==> flow/design.v <==
`timescale 1ns / 1ps
module receiver #(parameter clks_per_bit = 50)(
  input clk,
  input rst_n,
  input din,
  output reg [7:0] dout,
  output reg valid
    );
  reg [3:0] state;
  reg [13:0] counter1;
  reg [3:0] counter2;
  parameter IDLE = 3'b000;
  parameter START_BIT = 3'b001;
  parameter DATA_BIT = 3'b010;
  parameter STOP_BIT = 3'b011;
  always @(posedge clk) begin
  if(!rst_n) begin
    dout <= 0;
    valid <= 0;
    state <= 0;
    counter1 <= 0;
    counter2 <= 0;
  end
  else
  case(state)
  IDLE: begin
    counter1 <= 0;
    counter2 <= 0;
    valid <= 1'b0;
    if(din == 1'b0) begin
      state <= START_BIT;
    end
    else begin
      state <= IDLE;
    end  
  end
  START_BIT: begin
    if(counter1 < clks_per_bit/2) begin
      counter1 <= counter1+1;
      state <= START_BIT; 
    end
    else begin
      counter1 <= 0;
      state <= DATA_BIT;
    end
  end
  DATA_BIT: begin
    if(counter1 <= clks_per_bit)begin
      counter1 <= counter1+1;
      state <= DATA_BIT;
    end
    else begin
      counter1 <= 0;
      if(counter2 <= 4'b0111)begin
        dout[counter2] <= din;
        counter2 <= counter2+1;
      end
      else begin
        counter2 <= 0;
        state <= STOP_BIT;
      end
    end
  end
  STOP_BIT: begin
  if (din == 1'b1) begin
    if(counter1 <= clks_per_bit)begin
      valid <= 1'b0;
      counter1 <= counter1+1;
      state <= STOP_BIT;
    end
    else begin
      valid <= 1'b1;
      state <= IDLE;
    end
  end
  else begin
    state <= STOP_BIT;
  end
 end 
  endcase
  end  
endmodule
`timescale 1ns / 1ps
module transmitter #(parameter clks_per_bit = 50)(
  input clk,
  input rst_n,
  input valid,
  input [7:0] din,
  output reg dout,
  output reg done,
  output reg tx_busy,
  output reg valid_test
    );
  reg [3:0] state;
  reg [13:0] counter1;
  reg [3:0] counter2;
  reg [7:0] r_din;
  parameter IDLE = 3'b000;
  parameter START_BIT = 3'b001;
  parameter DATA_BIT = 3'b010;
  parameter STOP_BIT = 3'b011;
  always @(posedge clk) begin
    if(!rst_n) begin
      dout <= 0;
      done <= 0;
      tx_busy <= 0;
      valid_test <= 0;
      state <= 0;
      counter1 <= 0;
      counter2 <= 0;
      r_din <= 0;
    end
    else
    case (state)
    IDLE: begin
      counter2 <= 0;
      dout <= 1'b1;
      counter1 <= 0;
      done <= 0;
      valid_test = 0;
        if(valid) begin 
          state <= START_BIT;
          r_din <= din;
          tx_busy <= 1;
        end
        else begin
          state <= IDLE;
        end 
    end   
    START_BIT: begin
      if(counter1 <= clks_per_bit-1) begin
        counter1 <= counter1 + 1;
        state <= START_BIT;
      end
      else begin
        dout <= 1'b0;
        counter1 <= 0;
        state <= DATA_BIT;
      end
    end
    DATA_BIT: begin
      if(counter1 <= clks_per_bit-1) begin
        counter1 <= counter1 + 1;
        state <= DATA_BIT; 
      end 
      else begin
        counter1 <= 0;
        if(counter2 <= 4'b0111) begin
            dout <= r_din[counter2];
            counter2 <= counter2 + 1;
            state <= DATA_BIT;
          end 
          else begin
            counter2 <= 0;
            state <= STOP_BIT;
          end
      end        
    end    
    STOP_BIT: begin
      if(counter1 <= clks_per_bit-1) begin
        dout <= 1'b1;
        counter1 <= counter1 + 1;
        done <= 1'b0; 
        state <= STOP_BIT;
      end
      else begin
        counter1 <= 0;
        done <= 1'b1; 
        state <= IDLE;
        tx_busy <= 0;
      end
    end
    endcase  
  end  
endmodule
`timescale 1ns / 1ps
module connection_receiver_master(
  input clk,
  input rst_n,
  input valid_tx,
  input [7:0] dout,
  input pready,
  output reg [1:0] pselx_m,
  output reg [31:0] pwdata_m,
  output reg [31:0] paddr_m,
  output reg pwrite_m,
  output reg valid
    );
  reg [2:0] state;
  reg [2:0] count1;
  reg [2:0] count2;
  parameter IDLE = 3'b000;
  parameter SEL = 3'b001;
  parameter WR_EN = 3'b010;
  parameter DATA = 3'b011;
  parameter ADDR = 3'b100;
  parameter WAIT = 3'b101;
always @(posedge clk) begin
if(!rst_n) begin
  pselx_m <= 0;
  pwdata_m <= 0;
  paddr_m <= 0;
  pwrite_m <= 0;
  valid <= 0;
  state <= 0;
  count1 <= 0;
  count2 <= 0;
end
else
case(state)
IDLE: begin
  pselx_m <= 0;
  pwdata_m <= 0;
  paddr_m <= 0;
  pwrite_m <= 0;
  valid <= 0;
  count1 <= 0;
  count2 <= 0; 
  state <= SEL;           
end
SEL: begin
  if(valid_tx == 1'b1) begin
    pselx_m <= dout[1:0];
    state <= WR_EN;
  end
  else
    state <= SEL;
end
WR_EN: begin
  if(valid_tx == 1'b1)begin
    pwrite_m <= dout[0];
    state <= DATA; 
  end
  else
    state <= WR_EN;  
end
DATA: begin
  if(valid_tx == 1'b1) begin 
    if(count1 < 3)begin
      pwdata_m[32-(count1*8)-1 -:8] <= dout;
      count1 <= count1+1;
      state <= DATA;  
    end else begin
      pwdata_m[32-(count1*8)-1 -:8] <= dout;
      count1 <= 0;
      state <= ADDR;  
    end
  end
end
ADDR: begin
  if(valid_tx == 1'b1) begin
    if(count2 < 3)begin
      paddr_m[32-(count2*8)-1 -:8] <= dout;
      count2 <= count2+1; 
      state <= ADDR;
      valid <= 1'b0;
    end else begin
      paddr_m[32-(count2*8)-1 -:8] <= dout;
      count2 <= 0;
      valid <= 1'b1;
      state <= WAIT;      
    end
  end 
 end
WAIT: begin
    valid <= 0;
    if(pready) begin
      state <= IDLE;
    end
end 
endcase
end   
endmodule
`timescale 1ns / 1ps
module apb_master(
  input pclk,
  input prst_n,
  input pwrite_m,
  input [31:0] pwdata_m,
  input [31:0] paddr_m,
  input [1:0] pselx_m,
  input pready,  
  input valid,
  output pwrite_s,
  output [1:0] pselx_s,
  output reg penable,
  output [31:0] paddr_s,
  output [31:0] pwdata_s
    );
  reg [31:0] paddr_reg;
  reg pwrite_reg;
  reg [31:0] pwdata_reg;
  reg [1:0] pselx_reg;
  parameter IDLE = 2'b00;
  parameter SETUP = 2'b01;
  parameter ACCESS = 2'b10;
  reg [1:0] state;
always @(posedge pclk) begin
if(!prst_n) begin
  paddr_reg <= 0;
  pwrite_reg <= 0;
  pwdata_reg <= 0;
  pselx_reg <= 0;
  penable <= 0;
  state <= IDLE;
end
else
case(state)
IDLE: begin
  pselx_reg <= 0;
  penable <= 0;
    if(valid)begin
      state <= SETUP;
    end
    else
    state <= IDLE;
end
SETUP: begin
  pselx_reg <= pselx_m;
  penable <= 1'b0;
  state <= ACCESS;
end
ACCESS: begin
    penable <= 1'b1;
    if(pwrite_m == 1) begin   
      paddr_reg <= paddr_m;
      pwrite_reg <= pwrite_m;
      pwdata_reg <= pwdata_m;
    end
    if(pready) begin
     state <= IDLE;
     penable <= 1'b0;
    end
    else begin
      state <= ACCESS;
    end
end
endcase
end
  assign paddr_s = paddr_reg;
  assign pwrite_s = pwrite_reg;
  assign pwdata_s = pwdata_reg;
  assign pselx_s = pselx_reg;
endmodule
module demux_slave(
  input clk,
  input [1:0] sel,
  input [31:0] data,
  input [31:0] addr,
  output [65:0] psel_s1,
  output [65:0] psel_s2
);
assign psel_s1 = (sel == 2'b10)? {data, sel, addr} : 66'd0;
assign psel_s2 = (sel == 2'b01)? {data, sel, addr} : 66'd0;
endmodule
module mux_pready(
  input clk,
  input rst_n,
  input [1:0] sel,
  input pready_mas1,
  input pready_mas2,
  output reg pready
  );
  always @(posedge clk) begin
    if (!rst_n)
        pready <= 0;
    else if (sel == 2'b10)
        pready <= pready_mas1;
    else
        pready <= pready_mas2;
  end
  endmodule
module slave(
input penable,
input [31:0] pwdata_in,
input clk,
input rst_n,
input [1:0] psel,
input pready_tr_in,
input pwrite,
input [31:0] addr,
output reg [31:0] pwdata_out,
output reg valid_fsm,
output reg pready_out,
output reg [31:0] addr_out
);
reg [1:0] state;
  parameter IDLE = 2'b00;
  parameter NEXT = 2'b01;
  parameter WAIT_FOR_COMPLETION = 2'b10;
  parameter CLEANUP = 2'b11;
always @(posedge clk) begin
  if(!rst_n) begin
    pwdata_out <= 0;
    valid_fsm <= 0;
    pready_out <= 0;
    addr_out <= 0;
    state <= IDLE;
  end
  else
  case (state) 
  IDLE: begin
    pwdata_out <= 0;
    valid_fsm <= 0;
    pready_out <= 0;
    addr_out <= 0; 
      if(penable == 1'b1) begin
        state <= NEXT;
      end
   end   
  NEXT: begin   
          if(pwrite == 1'b1) begin
            pwdata_out <= pwdata_in;
            addr_out <= addr;
            valid_fsm <= 1'b1;
            pready_out <= 1'b1;  
            state <= WAIT_FOR_COMPLETION;
          end  
  end
  WAIT_FOR_COMPLETION: begin
        if (pready_out)
          state <= CLEANUP;  
  end
  CLEANUP: begin
     valid_fsm <= 1'b0;
     pready_out <= 0;
     state <= IDLE;
  end
  endcase
end    
endmodule
module connection_slave2_transmitter(
  input [31:0] data_in_s,
  input clk,
  input rst_n,
  input valid_fsm_s,
  input done,
  input tx_busy,
  input [31:0] addr_s,
  output reg valid,
  output reg [7:0] data_out,
  output reg pready_slave,
  output reg [31:0] addr_out
    );
   reg [3:0] counter;
   reg [1:0] state;
    always @(posedge clk) begin
      if(!rst_n) begin
        valid <= 0;
        data_out <= 0;
        pready_slave <= 0;
        addr_out <= 0;
        counter <= 0;
        state <= 0;
      end
      else
      case(state)
        0: begin
          valid <= 1'b0;
          pready_slave <= 1'b0;
          if(valid_fsm_s) begin
            state <= 1;
          end
          else begin
            state <= 0;
          end
        end
        1: begin
          addr_out <= addr_s;
          if(counter < 3) begin
            data_out <= data_in_s[32-(counter*8)-1 -:8];
            counter <= counter+1; 
            valid <= 1'b1;
            state <= 2;
          end
          else begin
            data_out <= data_in_s[32-(counter*8)-1 -:8];
            counter <= 0; 
            state <= 0;
          end
        end
        2: begin
          valid <= 1'b0;
          if(done) begin
            pready_slave <= 1'b1;
            state <= 1;
          end
          else begin
            state <= 2;
            pready_slave <= 1'b0;
          end
        end
       endcase      
    end
endmodule
`timescale 1ns / 1ps
module top(
  input clk,
  input rst_n,
  input din_rx,
  output dout_tx_s1,
  output dout_tx_s2,
  output [31:0] addr_tx_s1,
  output [31:0] addr_tx_s2
    );
  wire [7:0] dout_rx;
  wire valid_rx;
  wire [1:0] sel;
  wire [31:0] data;
  wire [31:0] addr_rx;
  wire en;
  wire valid_master;
  wire penable;
  wire pwrite_slave;
  wire pready_fsm;
  wire [1:0] psel_slave;
  wire pready_master;
  wire valid_slave;
  wire [31:0] addr_slave;
  wire test_valid;
  wire [31:0] din_tx;
  wire [31:0] data_fsm1;
  wire [31:0] data_fsm2;
  wire valid_fsm_s1;
  wire valid_fsm_s2;
  wire valid_tx;
  wire [7:0] data_tx;
  wire dout_tx_in;
  wire done;
  wire [31:0] addr_fsm1;
  wire [31:0] addr_fsm2;
  wire tx_busy;
  wire [65:0] psel_slave1;
  wire [65:0] psel_slave2;
  wire valid_tx2;
  wire [7:0] data_tx2;
  wire done2;
  wire tx_busy2;
  wire pready_fsm2;
  wire pready_fsm1;
  wire pready_fsm_mas;
  receiver dut0(
  .clk(clk),
  .rst_n(rst_n),
  .din(din_rx),
  .dout(dout_rx),
  .valid(valid_rx)
  );
  connection_receiver_master dut1(
  .clk(clk),
  .rst_n(rst_n),
  .valid_tx(valid_rx),
  .dout(dout_rx),
  .pselx_m(sel),
  .pwdata_m(data),
  .paddr_m(addr_rx),
  .pwrite_m(en),
  .pready(pready_fsm_mas),
  .valid(valid_master)
  );
  apb_master dut2(
  .pclk(clk),
  .prst_n(rst_n),
  .pwrite_m(en),
  .pwdata_m(data),
  .paddr_m(addr_rx),
  .pselx_m(sel),
  .pready(pready_fsm_mas),
  .valid(valid_master),
  .pwrite_s(pwrite_slave),
  .pselx_s(psel_slave),
  .penable(penable),
  .paddr_s(addr_slave),
  .pwdata_s(din_tx)
  );
  demux_slave dut3(
  .clk(clk),
  .sel(psel_slave),
  .data(din_tx),
  .addr(addr_slave),
  .psel_s1(psel_slave1),
  .psel_s2(psel_slave2)
  );
  mux_pready dut4(
  .clk(clk),
  .rst_n(rst_n),
  .sel(psel_slave),
  .pready(pready_fsm_mas),
  .pready_mas1(pready_fsm1),
  .pready_mas2(pready_fsm2)
  );
  slave dut5 (
  .penable(penable),
  .pwdata_in(psel_slave1[65:34]),
  .clk(clk),
  .rst_n(rst_n),
  .addr(psel_slave1[31:0]),
  .psel(psel_slave1[33:32]),
  .pready_tr_in(),
  .pwdata_out(data_fsm1),
  .valid_fsm(valid_fsm_s1),
  .pready_out(),
  .pwrite(pwrite_slave),
  .addr_out(addr_fsm1)
  );
  slave dut6 (
  .penable(penable),
  .pwdata_in(psel_slave2[65:34]),
  .clk(clk),
  .rst_n(rst_n),
  .addr(psel_slave2[31:0]),
  .psel(psel_slave2[33:32]),
  .pready_tr_in(),
  .pwdata_out(data_fsm2),
  .valid_fsm(valid_fsm_s2),
  .pready_out(),
  .pwrite(pwrite_slave),
  .addr_out(addr_fsm2)
  );
  connection_slave2_transmitter dut7(
  .data_in_s(data_fsm1),
  .clk(clk),
  .rst_n(rst_n),
  .addr_s(addr_fsm1),
  .valid_fsm_s(valid_fsm_s1),
  .valid(valid_tx),
  .data_out(data_tx),
  .done(done),
  .addr_out(addr_tx_s1),
  .tx_busy(tx_busy),
  .pready_slave(pready_fsm1)
    );
  connection_slave2_transmitter dut8(
  .data_in_s(data_fsm2),
  .clk(clk),
  .rst_n(rst_n),
  .addr_s(addr_fsm2),
  .valid_fsm_s(valid_fsm_s2),
  .valid(valid_tx2),
  .data_out(data_tx2),
  .done(done2),
  .addr_out(addr_tx_s2),
  .tx_busy(tx_busy2),
  .pready_slave(pready_fsm2)
    );    
  transmitter dut9(
  .clk(clk),
  .rst_n(rst_n),
  .valid(valid_tx),
  .din(data_tx),
  .dout(dout_tx_s1),
  .valid_test(),
  .tx_busy(tx_busy),
  .done(done)
  );
  transmitter dut10(
  .clk(clk),
  .rst_n(rst_n),
  .valid(valid_tx2),
  .din(data_tx2),
  .dout(dout_tx_s2),
  .valid_test(),
  .tx_busy(tx_busy2),
  .done(done2)
  );
endmodule
# Step by step through the tools: top
# The steps from the RTL of top to its reports follow in flow order.
# Line numbers count from 1 in the design file above.
# Cell names lack the library's common part.
# The mark - stands for no value.
[setup]
design = "top"
clk_port = "clk"
library = "sky130hd"
corner = "tt_025C_1v80"

# Elaborated design
# Yosys after proc, flatten, opt, wreduce and memory -nomap, before mapping. Memory bits, and registers merged into a memory's read port (data or address), are not among the register bits. Print and check cells are not counted.
[classes]
muxes = 123
n_addsub = 29
logic = 10
reduce_and_logical = 73
equal = 53
cmp = 11
n_shift = 10
[ops]
columns = ["op", "n"]
rows = [
  ["32-bit parallel mux with 2-bit select", 6],
  ["32-bit two-way mux", 6],
  ["66-bit two-way mux", 2],
  ["32-bit by 1-bit adder with 32-bit output (second input constant)", 4],
  ["32-bit by 1-bit subtractor with 32-bit output (second input constant)", 4],
  ["32-bit by 4-bit subtractor with 32-bit output (second input constant)", 4],
  ["14-bit two-way mux", 6],
  ["32-bit negation with 33-bit output", 2],
  ["8-bit by 33-bit variable shift with 32-bit output", 2],
  ["8-bit by 33-bit variable shift with 32-bit output (first input constant)", 2],
  ["32-bit bitwise AND", 2],
  ["32-bit bitwise OR", 2],
  ["32-bit by 32-bit indexed select with 8-bit output", 2],
  ["32-bit NOT", 2],
  ["14-bit parallel mux with 4-bit select", 1],
  ["14-bit parallel mux with 2-bit select", 2],
  ["4-bit two-way mux", 13],
  ["4-bit parallel mux with 4-bit select", 3],
  ["14-bit by 1-bit adder with 14-bit output (second input constant)", 3],
  ["14-bit by 6-bit <= comparator with 1-bit output (second input constant)", 3],
  ["2-bit nonzero test", 21],
  ["2-bit AND reduction", 19],
  ["2-bit two-way mux", 17],
  ["1-bit two-way mux", 32],
  ["2-bit != test (second input constant)", 14],
  ["4-bit by 2-bit equality test with 1-bit output (second input constant)", 6],
  ["1-bit parallel mux with 2-bit select", 12],
  ["4-bit parallel mux with 2-bit select", 3],
]
# Other operator kinds: 42; their cells: 114.
[bits]
wordCells = 361
ff_bits = 473
output_inout_bits = 66
inputBits = 3

# Longest topological paths
# Depth = most cells in a row (Yosys ltp): at word level without a register or memory, in the mapped netlist without a sequential cell, where the memories' decode and read muxes count.
[logic_depth]
ltp_word = 11
ABC_AREA = 1
ltp_mapped = 24
mapped_depth_nobuf = 23

# Synthesis result
# The flow's flattened synthesis, as Yosys stat reports it; memories are mapped. The netlist is that of the ABC_AREA named above (0 if unset); the other value can give another one.
# The area totals of this step are shown rounded.
[mapped]
ff_cells = 483
mapped_area_um2 = 20080
seqArea_um2 = 9669
mapped_cells = 2679
buf_cells = 149
[by_type]
columns = ["type", "n", "area_total_um2"]
rows = [
  ["dfxtp_1", 483, 9.67E+03],
  ["nand2_1", 499, 1.87E+03],
  ["a21oi_1", 303, 1.52E+03],
  ["nor2_1", 364, 1366.31],
  ["o21ai_0", 232, 1.16E+03],
  ["nand3_1", 204, 1.02E+03],
  ["inv_1", 180, 675.648],
  ["clkbuf_1", 130, 487.968],
  ["ha_1", 34, 425.408],
  ["nand4_1", 39, 243.984],
  ["a21oi_2", 16, 140.134],
  ["xor2_1", 16, 140.134],
  ["nand3_2", 10, 100.096],
  ["o211ai_1", 13, 97.594],
  ["o32ai_1", 11, 96.342],
  ["o22ai_1", 14, 87.584],
  ["nor3_1", 15, 75.072],
  ["a221oi_1", 7, 61.309],
]
# Not listed: further types 35, cells in them 109.

# Path before layout
# Source: OpenSTA report_checks on the synthesized netlist (no wires, ideal clock, input and output delay 20% of the period each), path of least setup slack; recovery checks are left aside. Register names are those of the netlist, which keeps one name where synthesis merged equal registers.
[synth_timing]
kind = "register to register"
from = "register dut1.count1[0]"
to = "register dut1.pwdata_m[23]"
launch_ns = 0.000
arrival_time_ns = 3.047
n_path_buf = 1
path_delay_ns = 3.185
slack_ns = 1.815
required_ns = 4.862
setup_ns = 0.138
clock_period_ns = 5.0
driving_pins = 23
synth_period_reached_ns = 3.185
# "path_delay_ns" is the arrival time less input delay plus setup time.
# "driving_pins": output pins that drive a net of the path, with the launching flip-flop's if there is one; two outputs of one cell count as two.
# "synth_period_reached_ns" is the clock period less the worst setup slack; recovery checks do not enter. This is arithmetic on one report: input and output delays are still those of the set period (20% each).
# Between the ends stands the longest chain of elaborated cells between them, by number of cells; it is not shown to be the way that was timed. Of several equally long chains one is given.
# Each line given opens the expression or statement behind the cell; cells for indexed reads and writes are added by Yosys, which also makes memories of some case tables.
# A register here has more assigning lines than the two given.
# Where a signal picks the word or bit written, the line may be left out of the assigning lines.
[synth_between]
cell_sequence = "dfxtp_1 -> inv_2 -> ha_1 -> inv_1 -> nand2_2 -> a21oi_1 -> nand2_1 -> ha_1 -> nor2_1 -> nand2_1 -> nor2_1 -> inv_1 -> o21ai_1 -> inv_1 -> nand2_1 -> nand3_2 -> nor3_4 -> nand3_2 -> buf_6 -> nor2_1 -> nor2_1 -> nand2_1 -> a21oi_1"
elab_chain_len = 11
cells_between = 12
cone_classes = "5 x add/sub; 2 x shift; 2 x mux; 3 x logic"
[synth_rtl]
columns = ["item", "line_no", "text"]
rows = [
  ["from (decl)", 190, "reg [2:0] count1;"],
  ["from (assign)", 206, "count1 <= 0;"],
  ["from (assign)", 241, "count1 <= count1+1;"],
  ["6-bit by 6-bit subtractor with 7-bit output", 240, "pwdata_m[32-(count1*8)-1 -:8] <= dout;"],
  ["32-bit by 1-bit subtractor with 32-bit output", 240, ""],
  ["32-bit by 1-bit adder with 32-bit output", 240, ""],
  ["32-bit by 4-bit subtractor with 32-bit output", 240, ""],
  ["32-bit negation with 33-bit output", 240, ""],
  ["8-bit by 33-bit variable shift with 32-bit output", 240, ""],
  ["32-bit NOT", 240, ""],
  ["32-bit bitwise AND", 240, ""],
  ["32-bit bitwise OR", 240, ""],
  ["32-bit two-way mux", 238, "if(valid_tx == 1'b1) begin"],
  ["32-bit parallel mux with 2-bit select", 210, "case(state)"],
  ["to (assign)", 201, "pwdata_m <= 0;"],
  ["to (assign)", 213, "pwdata_m <= 0;"],
  ["to (decl)", 184, "output reg [31:0] pwdata_m,"],
]

# Path in the finished layout
# From the final timing report of entry A: the path of least setup slack in the routed layout; clock arrival at registers is part of the times.
[layout_timing]
kind = "register to register"
from = "register dut1.count1[0]"
to = "register dut1.pwdata_m[31]"
setup_ns = 0.07
arrival_time_ns = 4.13
clock_period_ns = 5.0
driving_pins = 24
slack_ns = 1.41
launch_ns = 0.60
required_ns = 5.54
n_path_buf = 1
# Between the ends stands the longest chain of elaborated cells between them, by number of cells; it is not shown to be the way that was timed. Of several equally long chains one is given.
# A register here has more assigning lines than the two given.
# Where a signal picks the word or bit written, the line may be left out of the assigning lines.
[layout_between]
cell_sequence = "dfxtp_4 -> inv_4 -> ha_1 -> inv_1 -> nand2_2 -> a21oi_2 -> nand3_1 -> ha_1 -> nor2_2 -> nand2_2 -> nor2_1 -> nand4_1 -> nand2_1 -> nand2_1 -> nand2_1 -> nand3_2 -> nor2_1 -> nand3_1 -> nor2_4 -> buf_6 -> nand3_1 -> nand2_1 -> nand2_1 -> a21oi_2"
elab_chain_len = 11
cells_between = 12
cone_classes = "5 x add/sub; 2 x shift; 2 x mux; 3 x logic"
[layout_rtl]
columns = ["item", "line_no", "text"]
rows = [
  ["from (decl)", 190, "reg [2:0] count1;"],
  ["from (assign)", 206, "count1 <= 0;"],
  ["from (assign)", 241, "count1 <= count1+1;"],
  ["6-bit by 6-bit subtractor with 7-bit output", 240, "pwdata_m[32-(count1*8)-1 -:8] <= dout;"],
  ["32-bit by 1-bit subtractor with 32-bit output", 240, ""],
  ["32-bit by 1-bit adder with 32-bit output", 240, ""],
  ["32-bit by 4-bit subtractor with 32-bit output", 240, ""],
  ["32-bit negation with 33-bit output", 240, ""],
  ["8-bit by 33-bit variable shift with 32-bit output", 240, ""],
  ["32-bit NOT", 240, ""],
  ["32-bit bitwise AND", 240, ""],
  ["32-bit bitwise OR", 240, ""],
  ["32-bit two-way mux", 238, "if(valid_tx == 1'b1) begin"],
  ["32-bit parallel mux with 2-bit select", 210, "case(state)"],
  ["to (assign)", 201, "pwdata_m <= 0;"],
  ["to (assign)", 213, "pwdata_m <= 0;"],
  ["to (decl)", 184, "output reg [31:0] pwdata_m,"],
]

# Measured data: module top, platform sky130hd, 3 stored runs of the flow under differing settings, order arbitrary. Input and output delays are each 20% of the period that was set; the output load is 0.01 pF.
# "achieved_period_ns" = clock period - worst setup slack. The figure is calculated, with input and output delays left at 20% of the set period.
# "critical_path_time_ns": the worst setup path's part of the clock period (all of it between registers, 20% less for each end at a port) less its slack. A launch clock that arrives late makes it longer, a capture clock that arrives late makes it shorter.
# "totalPower_uw": no workload was simulated; the value follows from the tool's default switching activity.
# The measured numbers are rounded.

[[run]]
name = "entry A"
[run.settings]
ABC_AREA = 1
CAP_MARGIN = 5
CELL_PAD_IN_SITES_DETAIL_PLACEMENT = 2
CELL_PAD_IN_SITES_GLOBAL_PLACEMENT = 2
CORE_MARGIN = 3
CTS_CLUSTER_SIZE = 36
GPL_ROUTABILITY_DRIVEN = 1
GPL_TIMING_DRIVEN = 0
HOLD_SLACK_MARGIN = -0.01
MAX_ROUTING_LAYER = "met4"
MIN_ROUTING_LAYER = "met1"
PLACE_DENSITY_LB_ADDON = 0.11
SETUP_SLACK_MARGIN = 1.21
SLEW_MARGIN = 30
TNS_END_PERCENT = 85
period_ns = 5.0
CORE_UTILIZATION = 40
[run.results]
synthArea_um2 = 20080
total_die_area_um2 = 52920
final_stdcell_area_um2 = 23470
post_route_util_frac = 0.476
timing.setup.ws_ns = 1.410
tns_setup_ns = 0.000
holdWs_ns = 0.440
totalPower_uw = 8143
achieved_period_ns = 3.590
critical_path_time_ns = 3.59
path_kind = "register to register"

[[run]]
name = "entry B"
[run.settings]
CORE_UTILIZATION = 22
PLACE_DENSITY = 0.6
period_ns = 4.09
CAP_MARGIN = 20
CORE_MARGIN = 2
SLEW_MARGIN = 20
[run.results]
synthArea_um2 = 18460
total_die_area_um2 = 86250
final_stdcell_area_um2 = 21880
post_route_util_frac = 0.262
timing.setup.ws_ns = 0.541
tns_setup_ns = 0.000
holdWs_ns = 0.444
totalPower_uw = 9421
achieved_period_ns = 3.549
critical_path_time_ns = 3.55
path_kind = "register to register"

[[run]]
name = "entry C"
[run.settings]
ABC_AREA = 0
CAP_MARGIN = 5
CELL_PAD_IN_SITES_DETAIL_PLACEMENT = 2
CELL_PAD_IN_SITES_GLOBAL_PLACEMENT = 2
CORE_MARGIN = 3
CTS_CLUSTER_SIZE = 36
GPL_ROUTABILITY_DRIVEN = 1
GPL_TIMING_DRIVEN = 0
MIN_ROUTING_LAYER = "met1"
PLACE_DENSITY_LB_ADDON = 0.11
SETUP_SLACK_MARGIN = 1.21
TNS_END_PERCENT = 85
period_ns = 5.0
CORE_UTILIZATION = 40
SLEW_MARGIN = 20
[run.results]
synthArea_um2 = 18460
total_die_area_um2 = 48770
final_stdcell_area_um2 = 21890
post_route_util_frac = 0.481
timing.setup.ws_ns = 1.420
tns_setup_ns = 0.000
holdWs_ns = 0.458
totalPower_uw = 8144
achieved_period_ns = 3.580
critical_path_time_ns = 3.58
path_kind = "register to register"
